==> flow/design.v <==
module mux #(parameter N = 32)(
    input  wire [N-1:0] a,
    input  wire [N-1:0] b,
    input  wire sel,
    output reg  [N-1:0] y
);
    always @(*) begin
        y = sel ? b : a;
    end
endmodule
module Extender(
    input  [23:0] Instr,
    input  [1:0]  ImmSrc,
    output reg [31:0] ExtImm
);
    always @(*) begin
        case (ImmSrc)
            2'b00: ExtImm = {24'b0, Instr[7:0]};
            2'b01: ExtImm = {20'b0, Instr[11:0]};
            2'b10: ExtImm = {{6{Instr[23]}}, Instr, 2'b00};
            default: ExtImm = 32'b0;
        endcase
    end
endmodule
module alu (
    input  [31:0] A,   
    input  [31:0] B,    
    input  [1:0]  ALUControl,
    output reg  [31:0] Result,
    output reg         N,     
    output reg         Z,     
    output reg         C,     
    output reg         V      
);
     reg [32:0] temp;
  always @(*) begin
   temp = 33'd0;
   case( ALUControl)
    2'b00: begin
     temp = {1'b0, A} + {1'b0, B};
     Result = A+B;
    end
    2'b01: begin
     temp = {1'b0, A} - {1'b0, B};
     Result = A-B;
    end
    2'b10: begin
     Result = A & B;
    end
    2'b11: begin
     Result = A | B;
    end
   endcase
    C = ~ALUControl[1] & temp[32];
    V =  ~(A[31]^B[31]^ALUControl[0]) & (A[31]^Result[31])&~ALUControl[1];
    N =  Result[31];
    Z = (Result==0);
  end
endmodule
module Register_file(
    input         clk,
    input         WE3,           
    input  [3:0]  A1,            
    input  [3:0]  A2,            
    input  [3:0]  A3,            
    input  [31:0] R15,           
    input  [31:0] WD3,           
    output [31:0] RD1,           
    output [31:0] RD2            
);
    reg [31:0] rf[0:15];
    integer i;
    assign RD1 = (A1 == 4'd15) ? R15 : rf[A1];
    assign RD2 = (A2 == 4'd15) ? R15 : rf[A2];
    always @(posedge clk) begin
        if (WE3 && (A3 != 4'd15)) begin
            rf[A3] <= WD3;
        end
    end
endmodule
module Datapath(
    input         clk,
    input         reset,
    input         PCSrc,
    input         MemtoReg,
    input         MemWrite,
    input         ALUSrc,
    input  [1:0]  ALUControl,
    input  [1:0]  ImmSrc,
    input         RegWrite,
    input  [1:0]  RegSrc,
    input  [31:0] Instr,
    input  [31:0] ReadData,
    output [31:0] PC,
    output [31:0] ALUResult,
    output [31:0] WriteData,
    output [31:0] SrcA,
    output [31:0] SrcB,
    output [31:0] ExtImm,
    output [31:0] RD1,
    output [31:0] RD2,
    output        N,
    output        Z,
    output        C,
    output        V
);
    wire [31:0] PCNext, PCPlus4, PCPlus8;
    wire [31:0] Result;
    wire [31:0] RD;
    wire [3:0] RA1, RA2;
    reg [31:0] PCReg;
    assign PC = PCReg;
    always @(posedge clk or posedge reset) begin
        if(reset) PCReg<=0;
        else PCReg <= PCNext;
    end
    assign PCPlus4 = PC + 32'd4;
    assign PCPlus8 = PC + 32'd8;
    assign RD = Instr;
    mux #(.N(4)) muxA (
        .a(RD[19:16]),
        .b(4'b1111),
        .sel(RegSrc[0]),
        .y(RA1)
    );
    mux #(.N(4)) muxB (
        .a(RD[3:0]),
        .b(RD[15:12]),
        .sel(RegSrc[1]),
        .y(RA2)
    );
    Register_file rf (
        .clk(clk),
        .WE3(RegWrite),
        .A1(RA1),
        .A2(RA2),
        .A3(RD[15:12]),
        .R15(PCPlus8),
        .WD3(Result),
        .RD1(RD1),
        .RD2(RD2)
    );
    assign SrcA = RD1;
    assign WriteData = RD2;
    Extender ext (
        .Instr(RD[23:0]),
        .ImmSrc(ImmSrc),
        .ExtImm(ExtImm)
    );
    mux #(.N(32)) muxSrcB (
        .a(RD2),
        .b(ExtImm),
        .sel(ALUSrc),
        .y(SrcB)
    );
    alu ALU_inst (
        .A(SrcA),
        .B(SrcB),
        .ALUControl(ALUControl),
        .Result(ALUResult),
        .N(N),
        .Z(Z),
        .C(C),
        .V(V)
    );
    mux #(.N(32)) muxResult (
        .a(ALUResult),
        .b(ReadData),
        .sel(MemtoReg),
        .y(Result)
    );
    mux #(.N(32)) muxPC (
        .a(PCPlus4),
        .b(Result),
        .sel(PCSrc),
        .y(PCNext)
    );
endmodule
module Condition_Check(
  input  [3:0] Cond,
  input        N, Z, C, V,
  output reg   CondEx
);
  always @(*) begin
    case(Cond)
      4'b0000: CondEx = Z;                     
      4'b0001: CondEx = ~Z;                    
      4'b0010: CondEx = C;                     
      4'b0011: CondEx = ~C;                    
      4'b0100: CondEx = N;                     
      4'b0101: CondEx = ~N;                    
      4'b0110: CondEx = V;                     
      4'b0111: CondEx = ~V;                    
      4'b1000: CondEx = C & ~Z;                
      4'b1001: CondEx = (~C) | Z;              
      4'b1010: CondEx = ~(N ^ V);              
      4'b1011: CondEx =  (N ^ V);              
      4'b1100: CondEx = (~Z) & ~(N ^ V);       
      4'b1101: CondEx = Z | (N ^ V);           
      4'b1110: CondEx = 1'b1;                  
      default: CondEx = 1'bx;
    endcase
  end
endmodule
module Decoder (
    input  [1:0] Op,
    input  [5:0] Funct,
    input  [3:0] Rd,
    output [1:0] FlagW,
    output       PCS,
    output       RegW,
    output       MemW,
    output       MemtoReg,
    output       ALUSrc,
    output [1:0] ImmSrc,
    output [1:0] RegSrc,
    output [1:0] ALUControl
);
    reg  [9:0] controls;
    reg  [1:0] FlagW_r;
    reg  [1:0] ALUControl_r;
    wire Branch;
    wire ALUOp;
    assign FlagW      = FlagW_r;
    assign ALUControl = ALUControl_r;
    always @(*) begin
        case (Op)
            2'b00: begin
                if (Funct[5])        
                    controls = 10'b0000101001;
                else                 
                    controls = 10'b0000001001;
            end
            2'b01: begin
                if (Funct[0])        
                    controls = 10'b0001111000;
                else                 
                    controls = 10'b1001110100;
            end
            2'b10: begin
                controls = 10'b0110100010;
            end
            default: begin
                controls = 10'b0000000000;
            end
        endcase
    end
    assign { RegSrc,
             ImmSrc,
             ALUSrc,
             MemtoReg,
             RegW,
             MemW,
             Branch,
             ALUOp } = controls;
    always @(*) begin
        if (ALUOp) begin
            case (Funct[4:1])
                4'b0100: ALUControl_r = 2'b00;  
                4'b0010: ALUControl_r = 2'b01;  
                4'b0000: ALUControl_r = 2'b10;  
                4'b1100: ALUControl_r = 2'b11;  
                default: ALUControl_r = 2'b00;
            endcase
            FlagW_r[1] = Funct[0];
            FlagW_r[0] = Funct[0] &
                        ((ALUControl_r == 2'b00) |
                         (ALUControl_r == 2'b01));
        end
        else begin
            ALUControl_r = 2'b00;
            FlagW_r      = 2'b00;
        end
    end
    assign PCS = ((Rd == 4'b1111) & RegW) | Branch;
endmodule
module Control_Unit(
   input clk,
   input reset,
   input [3:0]Rd,
   input  [1:0] Op,
   input  [5:0] Funct,
   input  [3:0] Cond,
   input  N, Z, C, V,
   output         PCSrc,
   output         MemtoReg,
   output         MemWrite,
   output  [1:0]  ALUControl,
   output  [1:0]  ImmSrc,
   output         RegWrite,
   output         ALUSrc,
   output  [1:0]  RegSrc
    );
    wire PCS;
    wire RegW;
    wire MemW;
    wire CondEx;
    wire [1:0] FlagW;
    wire [1:0] FlagWrite;
    reg N_reg, Z_reg, C_reg, V_reg;
    assign FlagWrite = FlagW & {CondEx, CondEx};
   assign PCSrc = PCS & CondEx;
   assign RegWrite = RegW & CondEx;
   assign MemWrite = MemW & CondEx;
    always @(posedge clk or posedge reset) begin
    if (reset) begin
        N_reg <= 1'b0;
        Z_reg <= 1'b0;
        C_reg <= 1'b0;
        V_reg <= 1'b0;
    end else begin
        if (FlagWrite[1]) begin
            N_reg <= N;
            Z_reg <= Z;
        end
        if (FlagWrite[0]) begin
            C_reg <= C;
            V_reg <= V;
        end
    end
end
    Decoder decoder(
        .Rd(Rd),
        .Op(Op),
        .Funct(Funct),
        .PCS(PCS),
        .RegW(RegW),
        .MemW(MemW),
        .MemtoReg(MemtoReg),
        .ALUSrc(ALUSrc),
        .ImmSrc(ImmSrc),
        .RegSrc(RegSrc),
        .ALUControl(ALUControl),
        .FlagW(FlagW)
    );
    Condition_Check cond_check(
        .Cond(Cond),
        .N(N_reg), .Z(Z_reg), .C(C_reg), .V(V_reg),
        .CondEx(CondEx)
    );
endmodule
module top (
    input         clk,
    input         reset,
    output [31:0] PC,
    input  [31:0] Instr,
    output        MemWrite,
    output [31:0] DataAdr,
    output [31:0] WriteData,
    input  [31:0] ReadData
);
    wire        PCSrc;
    wire        MemtoReg;
    wire [1:0]  ALUControl;
    wire [1:0]  ImmSrc;
    wire        RegWrite;
    wire        ALUSrc;
    wire [1:0]  RegSrc;
    wire [31:0] ALUResult;
    wire [31:0] SrcA, SrcB, ExtImm;
    wire [31:0] RD1, RD2;
    wire N, Z, C, V;
    assign DataAdr = ALUResult;
    wire [3:0]  Cond;
    wire [1:0]  Op;
    wire [5:0]  Funct;
    wire [3:0]  Rd;
    Datapath datapath_inst (
        .clk(clk),
        .reset(reset),
        .PCSrc(PCSrc),
        .MemtoReg(MemtoReg),
        .MemWrite(MemWrite),
        .ALUSrc(ALUSrc),
        .ALUControl(ALUControl),
        .ImmSrc(ImmSrc),
        .RegWrite(RegWrite),
        .RegSrc(RegSrc),
        .Instr(Instr),
        .N(N), .Z(Z), .C(C), .V(V),
        .PC(PC),
        .ALUResult(ALUResult),
        .WriteData(WriteData),
        .ReadData(ReadData),
        .SrcA(SrcA),
        .SrcB(SrcB),
        .ExtImm(ExtImm),
        .RD1(RD1),
        .RD2(RD2)
    );
    assign Cond  = Instr[31:28];
    assign Op    = Instr[27:26];
    assign Funct = { Instr[25], Instr[24:21], Instr[20] };  
    assign Rd    = Instr[15:12];
    Control_Unit control_inst (
        .clk(clk),
        .reset(reset),
        .Rd(Rd),
        .Op(Op),
        .Funct(Funct),
        .Cond(Cond),
        .N(N), .Z(Z), .C(C), .V(V),
        .PCSrc(PCSrc),
        .MemtoReg(MemtoReg),
        .MemWrite(MemWrite),
        .ALUControl(ALUControl),
        .ImmSrc(ImmSrc),
        .RegWrite(RegWrite),
        .ALUSrc(ALUSrc),
        .RegSrc(RegSrc)
    );
endmodule
From RTL to reports: top
Tool output for the design above, in the order of the flow.
Lines are those of the file above, counted from 1.
{"block": "design", "top_module": "top", "clock_port": "clk", "cell_library": "sky130hd", "pvt_corner": "tt_025C_1v80"}

After elaboration
Counts by Yosys on the flattened word-level netlist (proc, flatten, opt, wreduce; memories kept). Register bits leave out memories and registers merged into their read ports (data or address). Print and check cells are left out.
Memory sizes are those after Yosys's memory passes, which may raise the word count (mostly to a power of two), join words into wider ones and drop unused or constant bits.
{"block": "classes", "n_eq": 28, "n_mux": 22, "logic": 28, "reduce_logical": 9, "n_addsub": 6}
{"block": "op_table", "cell": "32-bit 2-to-1 mux", "count": 6}
{"block": "op_table", "cell": "32-bit parallel mux with 4-bit select", "count": 1}
{"block": "op_table", "cell": "33-bit parallel mux with 3-bit select", "count": 1}
{"block": "op_table", "cell": "32-bit parallel mux with 3-bit select", "count": 1}
{"block": "op_table", "cell": "4-bit equality test (second input constant)", "count": 11}
{"block": "op_table", "cell": "32-bit by 32-bit adder with 33-bit output", "count": 1}
{"block": "op_table", "cell": "32-bit by 32-bit subtractor with 33-bit output", "count": 1}
{"block": "op_table", "cell": "32-bit by 3-bit adder with 32-bit output (second input constant)", "count": 1}
{"block": "op_table", "cell": "32-bit adder", "count": 1}
{"block": "op_table", "cell": "32-bit subtractor", "count": 1}
{"block": "op_table", "cell": "32-bit AND", "count": 1}
{"block": "op_table", "cell": "32-bit OR", "count": 1}
{"block": "op_table", "cell": "32-bit by 4-bit adder with 32-bit output (second input constant)", "count": 1}
{"block": "op_table", "cell": "32-bit zero test", "count": 1}
{"block": "op_table", "cell": "10-bit parallel mux with 3-bit select", "count": 1}
{"block": "op_table", "cell": "4-bit by 3-bit equality test with 1-bit output (second input constant)", "count": 4}
{"block": "op_table", "cell": "1-bit parallel mux with 15-bit select", "count": 1}
{"block": "op_table", "cell": "4-bit by 2-bit equality test with 1-bit output (second input constant)", "count": 3}
{"block": "op_table", "cell": "4-bit 2-to-1 mux", "count": 3}
{"block": "op_table", "cell": "1-bit AND", "count": 10}
{"block": "op_table", "cell": "10-bit 2-to-1 mux", "count": 1}
{"block": "op_table", "cell": "2-bit by 1-bit equality test with 1-bit output (second input constant)", "count": 4}
{"block": "op_table", "cell": "2-bit equality test (second input constant)", "count": 4}
{"block": "op_table", "cell": "2-bit zero test", "count": 4}
{"block": "op_table", "cell": "4-bit zero test", "count": 2}
{"block": "op_table", "cell": "1-bit NOT", "count": 7}
{"block": "op_table", "cell": "2-bit parallel mux with 3-bit select", "count": 1}
{"block": "op_table", "cell": "6-bit 2-to-1 mux", "count": 1}
Not listed: further kinds 9, cells in them 18.
{"block": "bits", "input_bits": 66, "n_memories": 1, "elab_cells": 99, "output_inout_bits": 97, "reg_bits": 36, "mem_bits_rw": 512}
{"block": "mem_list", "memory": "datapath_inst.rf.rf", "words": 16, "word_bits": 32, "read_ports": 2, "write_ports": 1, "line": 71, "text": "reg [31:0] rf[0:15];"}

Depth
Depth = most cells in a row (Yosys ltp): at word level without a register or memory, in the mapped netlist without a sequential cell, where the memories' decode and read muxes count.
{"block": "logic_depth", "word_depth": 11, "abc_area": 0, "ltp_mapped": 32, "ltp_nobuf": 27}

After synthesis
The flow's flattened synthesis, as Yosys stat reports it; memories are mapped. The netlist is that of the ABC_AREA named above (0 if unset); the other value can give another one.
{"block": "synth_totals", "ffs": 541, "buf_cells": 257, "sequential_area_um2": 16065.4, "area_um2": 34184.0, "cells": 3120}
{"block": "by_type", "cell": "sky130_fd_sc_hd__edfxtp_1", "count": 505, "area_total_um2": 1.52E+04}
{"block": "by_type", "cell": "sky130_fd_sc_hd__mux2i_1", "count": 266, "area_total_um2": 2.66E+03}
{"block": "by_type", "cell": "sky130_fd_sc_hd__mux4_2", "count": 73, "area_total_um2": 1.64E+03}
{"block": "by_type", "cell": "sky130_fd_sc_hd__nand2_1", "count": 327, "area_total_um2": 1.23E+03}
{"block": "by_type", "cell": "sky130_fd_sc_hd__mux2_2", "count": 91, "area_total_um2": 1.02E+03}
{"block": "by_type", "cell": "sky130_fd_sc_hd__dfrtp_1", "count": 36, "area_total_um2": 900.864}
{"block": "by_type", "cell": "sky130_fd_sc_hd__a21oi_1", "count": 143, "area_total_um2": 715.686}
{"block": "by_type", "cell": "sky130_fd_sc_hd__o21ai_0", "count": 139, "area_total_um2": 695.667}
{"block": "by_type", "cell": "sky130_fd_sc_hd__xnor2_1", "count": 72, "area_total_um2": 630.605}
{"block": "by_type", "cell": "sky130_fd_sc_hd__nor2_1", "count": 155, "area_total_um2": 581.808}
{"block": "by_type", "cell": "sky130_fd_sc_hd__ha_1", "count": 45, "area_total_um2": 563.04}
{"block": "by_type", "cell": "sky130_fd_sc_hd__clkbuf_1", "count": 139, "area_total_um2": 521.75}
{"block": "by_type", "cell": "sky130_fd_sc_hd__a31oi_1", "count": 81, "area_total_um2": 506.736}
{"block": "by_type", "cell": "sky130_fd_sc_hd__nand3_1", "count": 86, "area_total_um2": 430.413}
{"block": "by_type", "cell": "sky130_fd_sc_hd__a221oi_1", "count": 47, "area_total_um2": 411.645}
{"block": "by_type", "cell": "sky130_fd_sc_hd__xor2_1", "count": 47, "area_total_um2": 411.645}
{"block": "by_type", "cell": "sky130_fd_sc_hd__buf_2", "count": 82, "area_total_um2": 410.394}
{"block": "by_type", "cell": "sky130_fd_sc_hd__a211oi_1", "count": 47, "area_total_um2": 352.838}
Not listed: further types 80, cells in them 739.
By module: a second synthesis without flattening, with its own total; a netlist apart from the flattened one above.
{"block": "hier_totals", "cells_unflattened": 2346, "area_unflattened_um2": 32542.5}
Rows give one instance, submodules left out.
{"block": "by_module", "module": "Register_file", "seq_area_um2": 15344.7, "area_um2": 23881.7, "n_inst": 1, "n_cells": 1310}
{"block": "by_module", "module": "alu", "seq_area_um2": 0.0, "area_um2": 3583.4, "n_inst": 1, "n_cells": 537}
{"block": "by_module", "module": "Datapath", "seq_area_um2": 800.8, "area_um2": 2462.4, "n_inst": 1, "n_cells": 272}
{"block": "by_module", "module": "mux #(N=32)", "seq_area_um2": 0.0, "area_um2": 544.3, "n_inst": 3, "n_cells": 36}
{"block": "by_module", "module": "Extender", "seq_area_um2": 0.0, "area_um2": 271.5, "n_inst": 1, "n_cells": 37}
{"block": "by_module", "module": "Condition_Check", "seq_area_um2": 0.0, "area_um2": 230.2, "n_inst": 1, "n_cells": 32}
{"block": "by_module", "module": "Decoder", "seq_area_um2": 0.0, "area_um2": 211.5, "n_inst": 1, "n_cells": 28}
{"block": "by_module", "module": "Control_Unit", "seq_area_um2": 100.1, "area_um2": 178.9, "n_inst": 1, "n_cells": 14}
{"block": "by_module", "module": "mux #(N=4)", "seq_area_um2": 0.0, "area_um2": 45.0, "n_inst": 2, "n_cells": 4}
{"block": "by_module", "module": "top", "seq_area_um2": 0.0, "area_um2": 0.0, "n_inst": 1, "n_cells": 0}

Worst setup path after synthesis
Path of least setup slack by OpenSTA after synthesis, without wires, with an ideal clock, recovery checks aside; 20% of the period is set as input and as output delay. Where synthesis merged equal registers, the netlist keeps one of their names.
{"block": "synth_path", "path_kind": "input -> output", "startpoint": "in Instr[26]", "endpoint": "out DataAdr[30]", "launch_ns": 2.200, "path_stages": 28, "arrival_ns": 7.919, "clock_period_ns": 11.0, "path_delay_ns": 5.719, "slack_ns": 0.881, "out_delay_ns": 2.200, "period_less_setup_slack_ns": 10.119}
"path_delay_ns" = arrival - input delay + setup time.
At an output port there is no setup time.
"path_stages": output pins that drive a net of the path, with the launching flip-flop's if there is one; two outputs of one cell count as two.
"period_less_setup_slack_ns" = period - worst setup slack (recovery checks aside). The figure is calculated, with input and output delays left at 20% of the set period.
Between the ends stands the longest chain of elaborated cells between them, by number of cells; it is not shown to be the way that was timed. Of several equally long chains one is given.
A line is the first line of the expression or statement that the cell stems from. Yosys adds cells for indexed reads and writes and turns some case tables into memories.
A memory read counts as a cell of the chain, while the word-level depth stops at memories.
{"block": "synth_between", "cell_sequence": "sky130_fd_sc_hd__ha_1 sky130_fd_sc_hd__buf_2 sky130_fd_sc_hd__or3b_1 sky130_fd_sc_hd__buf_6 sky130_fd_sc_hd__a21oi_2 sky130_fd_sc_hd__buf_4 sky130_fd_sc_hd__buf_4 sky130_fd_sc_hd__buf_6 sky130_fd_sc_hd__buf_6 sky130_fd_sc_hd__mux2i_1 sky130_fd_sc_hd__a211o_1 sky130_fd_sc_hd__a41oi_2 sky130_fd_sc_hd__ha_1 sky130_fd_sc_hd__nand2_1 sky130_fd_sc_hd__o21a_1 sky130_fd_sc_hd__nor4b_4 sky130_fd_sc_hd__a21oi_1 sky130_fd_sc_hd__xnor2_1 sky130_fd_sc_hd__ha_1 sky130_fd_sc_hd__nand4_1 sky130_fd_sc_hd__or4_1 sky130_fd_sc_hd__a211o_1 sky130_fd_sc_hd__nand3_1 sky130_fd_sc_hd__o22ai_1 sky130_fd_sc_hd__o21ai_0 sky130_fd_sc_hd__a31o_2 sky130_fd_sc_hd__xnor2_1 sky130_fd_sc_hd__o21ai_0", "elab_chain_cells": 8}
{"block": "synth_lines", "item": "start, declared", "line": 346, "text": "input  [31:0] Instr,"}
{"block": "synth_lines", "item": "2-bit equality test", "line": 227, "text": "case (Op)"}
{"block": "synth_lines", "item": "10-bit parallel mux with 3-bit select", "line": 227}
{"block": "synth_lines", "item": "4-bit 2-to-1 mux", "line": 8, "text": "y = sel ? b : a;"}
{"block": "synth_lines", "item": "memory 16 x 32 bit", "line": 71, "text": "reg [31:0] rf[0:15];"}
{"block": "synth_lines", "item": "32-bit 2-to-1 mux", "line": 74, "text": "assign RD2 = (A2 == 4'd15) ? R15 : rf[A2];"}
{"block": "synth_lines", "item": "32-bit 2-to-1 mux", "line": 8}
{"block": "synth_lines", "item": "32-bit subtractor", "line": 45, "text": "Result = A-B;"}
{"block": "synth_lines", "item": "32-bit parallel mux with 4-bit select", "line": 38, "text": "case( ALUControl)"}
{"block": "synth_lines", "item": "end, declared", "line": 348, "text": "output [31:0] DataAdr,"}

Path in the finished layout
From the final timing report of stored run 1: the path of least setup slack in the routed layout; clock arrival at registers is part of the times.
{"block": "layout_path", "path_kind": "input -> output", "startpoint": "in Instr[27]", "endpoint": "out DataAdr[31]", "out_delay_ns": 3.04, "arrival_ns": 11.65, "path_stages": 27, "clock_period_ns": 15.2, "slack_ns": 0.51, "launch_ns": 3.04}
Between the ends stands the longest chain of elaborated cells between them, by number of cells; it is not shown to be the way that was timed. Of several equally long chains one is given.
A memory read counts as a cell of the chain, while the word-level depth stops at memories.
{"block": "layout_between", "cell_sequence": "sky130_fd_sc_hd__clkdlybuf4s50_1 sky130_fd_sc_hd__inv_1 sky130_fd_sc_hd__ha_1 sky130_fd_sc_hd__or3b_4 sky130_fd_sc_hd__buf_4 sky130_fd_sc_hd__nand2b_1 sky130_fd_sc_hd__o221ai_1 sky130_fd_sc_hd__a221oi_1 sky130_fd_sc_hd__buf_4 sky130_fd_sc_hd__a21oi_1 sky130_fd_sc_hd__nand4_1 sky130_fd_sc_hd__nor3_1 sky130_fd_sc_hd__nor4b_4 sky130_fd_sc_hd__a21oi_1 sky130_fd_sc_hd__xnor2_1 sky130_fd_sc_hd__ha_1 sky130_fd_sc_hd__nand2_1 sky130_fd_sc_hd__nor4_1 sky130_fd_sc_hd__o2111ai_1 sky130_fd_sc_hd__a41o_1 sky130_fd_sc_hd__o21ai_0 sky130_fd_sc_hd__nand4_1 sky130_fd_sc_hd__a21oi_1 sky130_fd_sc_hd__xnor2_1 sky130_fd_sc_hd__a21oi_1 sky130_fd_sc_hd__buf_4 sky130_fd_sc_hd__clkdlybuf4s50_1", "elab_chain_cells": 8}
{"block": "layout_lines", "item": "start, declared", "line": 346, "text": "input  [31:0] Instr,"}
{"block": "layout_lines", "item": "2-bit equality test", "line": 227, "text": "case (Op)"}
{"block": "layout_lines", "item": "10-bit parallel mux with 3-bit select", "line": 227}
{"block": "layout_lines", "item": "4-bit 2-to-1 mux", "line": 8, "text": "y = sel ? b : a;"}
{"block": "layout_lines", "item": "memory 16 x 32 bit", "line": 71, "text": "reg [31:0] rf[0:15];"}
{"block": "layout_lines", "item": "32-bit 2-to-1 mux", "line": 74, "text": "assign RD2 = (A2 == 4'd15) ? R15 : rf[A2];"}
{"block": "layout_lines", "item": "32-bit 2-to-1 mux", "line": 8}
{"block": "layout_lines", "item": "32-bit subtractor", "line": 45, "text": "Result = A-B;"}
{"block": "layout_lines", "item": "32-bit parallel mux with 4-bit select", "line": 38, "text": "case( ALUControl)"}
{"block": "layout_lines", "item": "end, declared", "line": 348, "text": "output [31:0] DataAdr,"}

Add stored flow runs of top

Module top, platform sky130hd: 5 stored runs of the flow (Yosys, OpenROAD) with differing settings, in no particular order. Input and output delays are each 20% of the period that was set; the output load is 0.01 pF.
"timing.achieved_period_ns" = clock period - worst setup slack. The figure is calculated, with input and output delays left at 20% of the set period.
"timing.worst_path_ns" means the part of the period allowed to the worst setup path (the constraints hold back 20% at inputs and 20% at outputs) less its slack; where the path has registers, the arrival times of their clocks count too.
"totalPower_w" is the tool's figure for a default switching activity; nothing was simulated.

{"run": "stored run 1", "settings": { "CAP_MARGIN": 20, "CELL_PAD_IN_SITES_GLOBAL_PLACEMENT": 3, "CORE_ASPECT_RATIO": 0.63, "CORE_MARGIN": 5, "CORE_UTILIZATION": 51, "CTS_CLUSTER_SIZE": 43, "MIN_ROUTING_LAYER": "met1", "SLEW_MARGIN": 25, "TNS_END_PERCENT": 30, "period_ns": 15.2 }, "results": { "yosys.chip_area_um2": 34184.0, "die_footprint_um2": 72445.1, "utilization_frac": 0.588, "tns_setup_ns": 0.000, "final_setup_ws_ns": 0.510, "timing.hold.ws_ns": 0.565, "timing.worst_path_ns": 8.61, "worstPathKind": "input -> output", "finalCellArea_um2": 39091.2, "totalPower_w": 0.005902, "timing.achieved_period_ns": 14.690 }}
{"run": "stored run 2", "settings": { "ABC_AREA": 1, "CAP_MARGIN": 15, "CELL_PAD_IN_SITES_GLOBAL_PLACEMENT": 3, "CTS_CLUSTER_SIZE": 18, "SETUP_SLACK_MARGIN": 3.74, "period_ns": 14.9, "CORE_MARGIN": 2, "CORE_UTILIZATION": 40, "SLEW_MARGIN": 20 }, "results": { "timing.worst_path_ns": 5.09, "worstPathKind": "input -> output", "totalPower_w": 0.006179, "timing.hold.ws_ns": 0.576, "final_setup_ws_ns": 3.849, "utilization_frac": 0.503, "tns_setup_ns": 0.000, "yosys.chip_area_um2": 34742.1, "die_footprint_um2": 89227.7, "timing.achieved_period_ns": 11.051, "finalCellArea_um2": 43529.2 }}
{"run": "stored run 3", "settings": { "ABC_AREA": 1, "CELL_PAD_IN_SITES_GLOBAL_PLACEMENT": 2, "CORE_ASPECT_RATIO": 0.89, "CORE_UTILIZATION": 20, "CTS_CLUSTER_SIZE": 15, "GPL_ROUTABILITY_DRIVEN": 0, "HOLD_SLACK_MARGIN": -0.07, "MAX_ROUTING_LAYER": "met5", "SETUP_SLACK_MARGIN": 0.21, "period_ns": 8.95, "CAP_MARGIN": 20, "CORE_MARGIN": 2, "SLEW_MARGIN": 20 }, "results": { "timing.worst_path_ns": 4.99, "worstPathKind": "input -> output", "die_footprint_um2": 177066.0, "final_setup_ws_ns": 0.377, "timing.achieved_period_ns": 8.573, "tns_setup_ns": 0.000, "totalPower_w": 0.010729, "timing.hold.ws_ns": 0.563, "utilization_frac": 0.275, "yosys.chip_area_um2": 34742.1, "finalCellArea_um2": 47489.3 }}
{"run": "stored run 4", "settings": { "ABC_AREA": 1, "CAP_MARGIN": 25, "CELL_PAD_IN_SITES_DETAIL_PLACEMENT": 2, "CORE_MARGIN": 8, "CORE_UTILIZATION": 40, "CTS_CLUSTER_DIAMETER": 155, "CTS_CLUSTER_SIZE": 21, "GPL_TIMING_DRIVEN": 0, "HOLD_SLACK_MARGIN": 0.28, "SETUP_SLACK_MARGIN": 5, "period_ns": 16.7, "SLEW_MARGIN": 20 }, "outcome": "unfinished; error ODB-0269 in routing"}
{"run": "stored run 5", "settings": { "CORE_UTILIZATION": 34, "PLACE_DENSITY": 0.6, "SETUP_SLACK_MARGIN": 5, "period_ns": 10.4, "CAP_MARGIN": 20, "CORE_MARGIN": 2, "SLEW_MARGIN": 20 }, "results": { "utilization_frac": 0.468, "tns_setup_ns": 0.000, "timing.worst_path_ns": 5.61, "worstPathKind": "input -> output", "timing.achieved_period_ns": 9.767, "timing.hold.ws_ns": 0.549, "die_footprint_um2": 103092.0, "final_setup_ws_ns": 0.633, "totalPower_w": 0.010132, "finalCellArea_um2": 46716.1, "yosys.chip_area_um2": 34184.0 }}
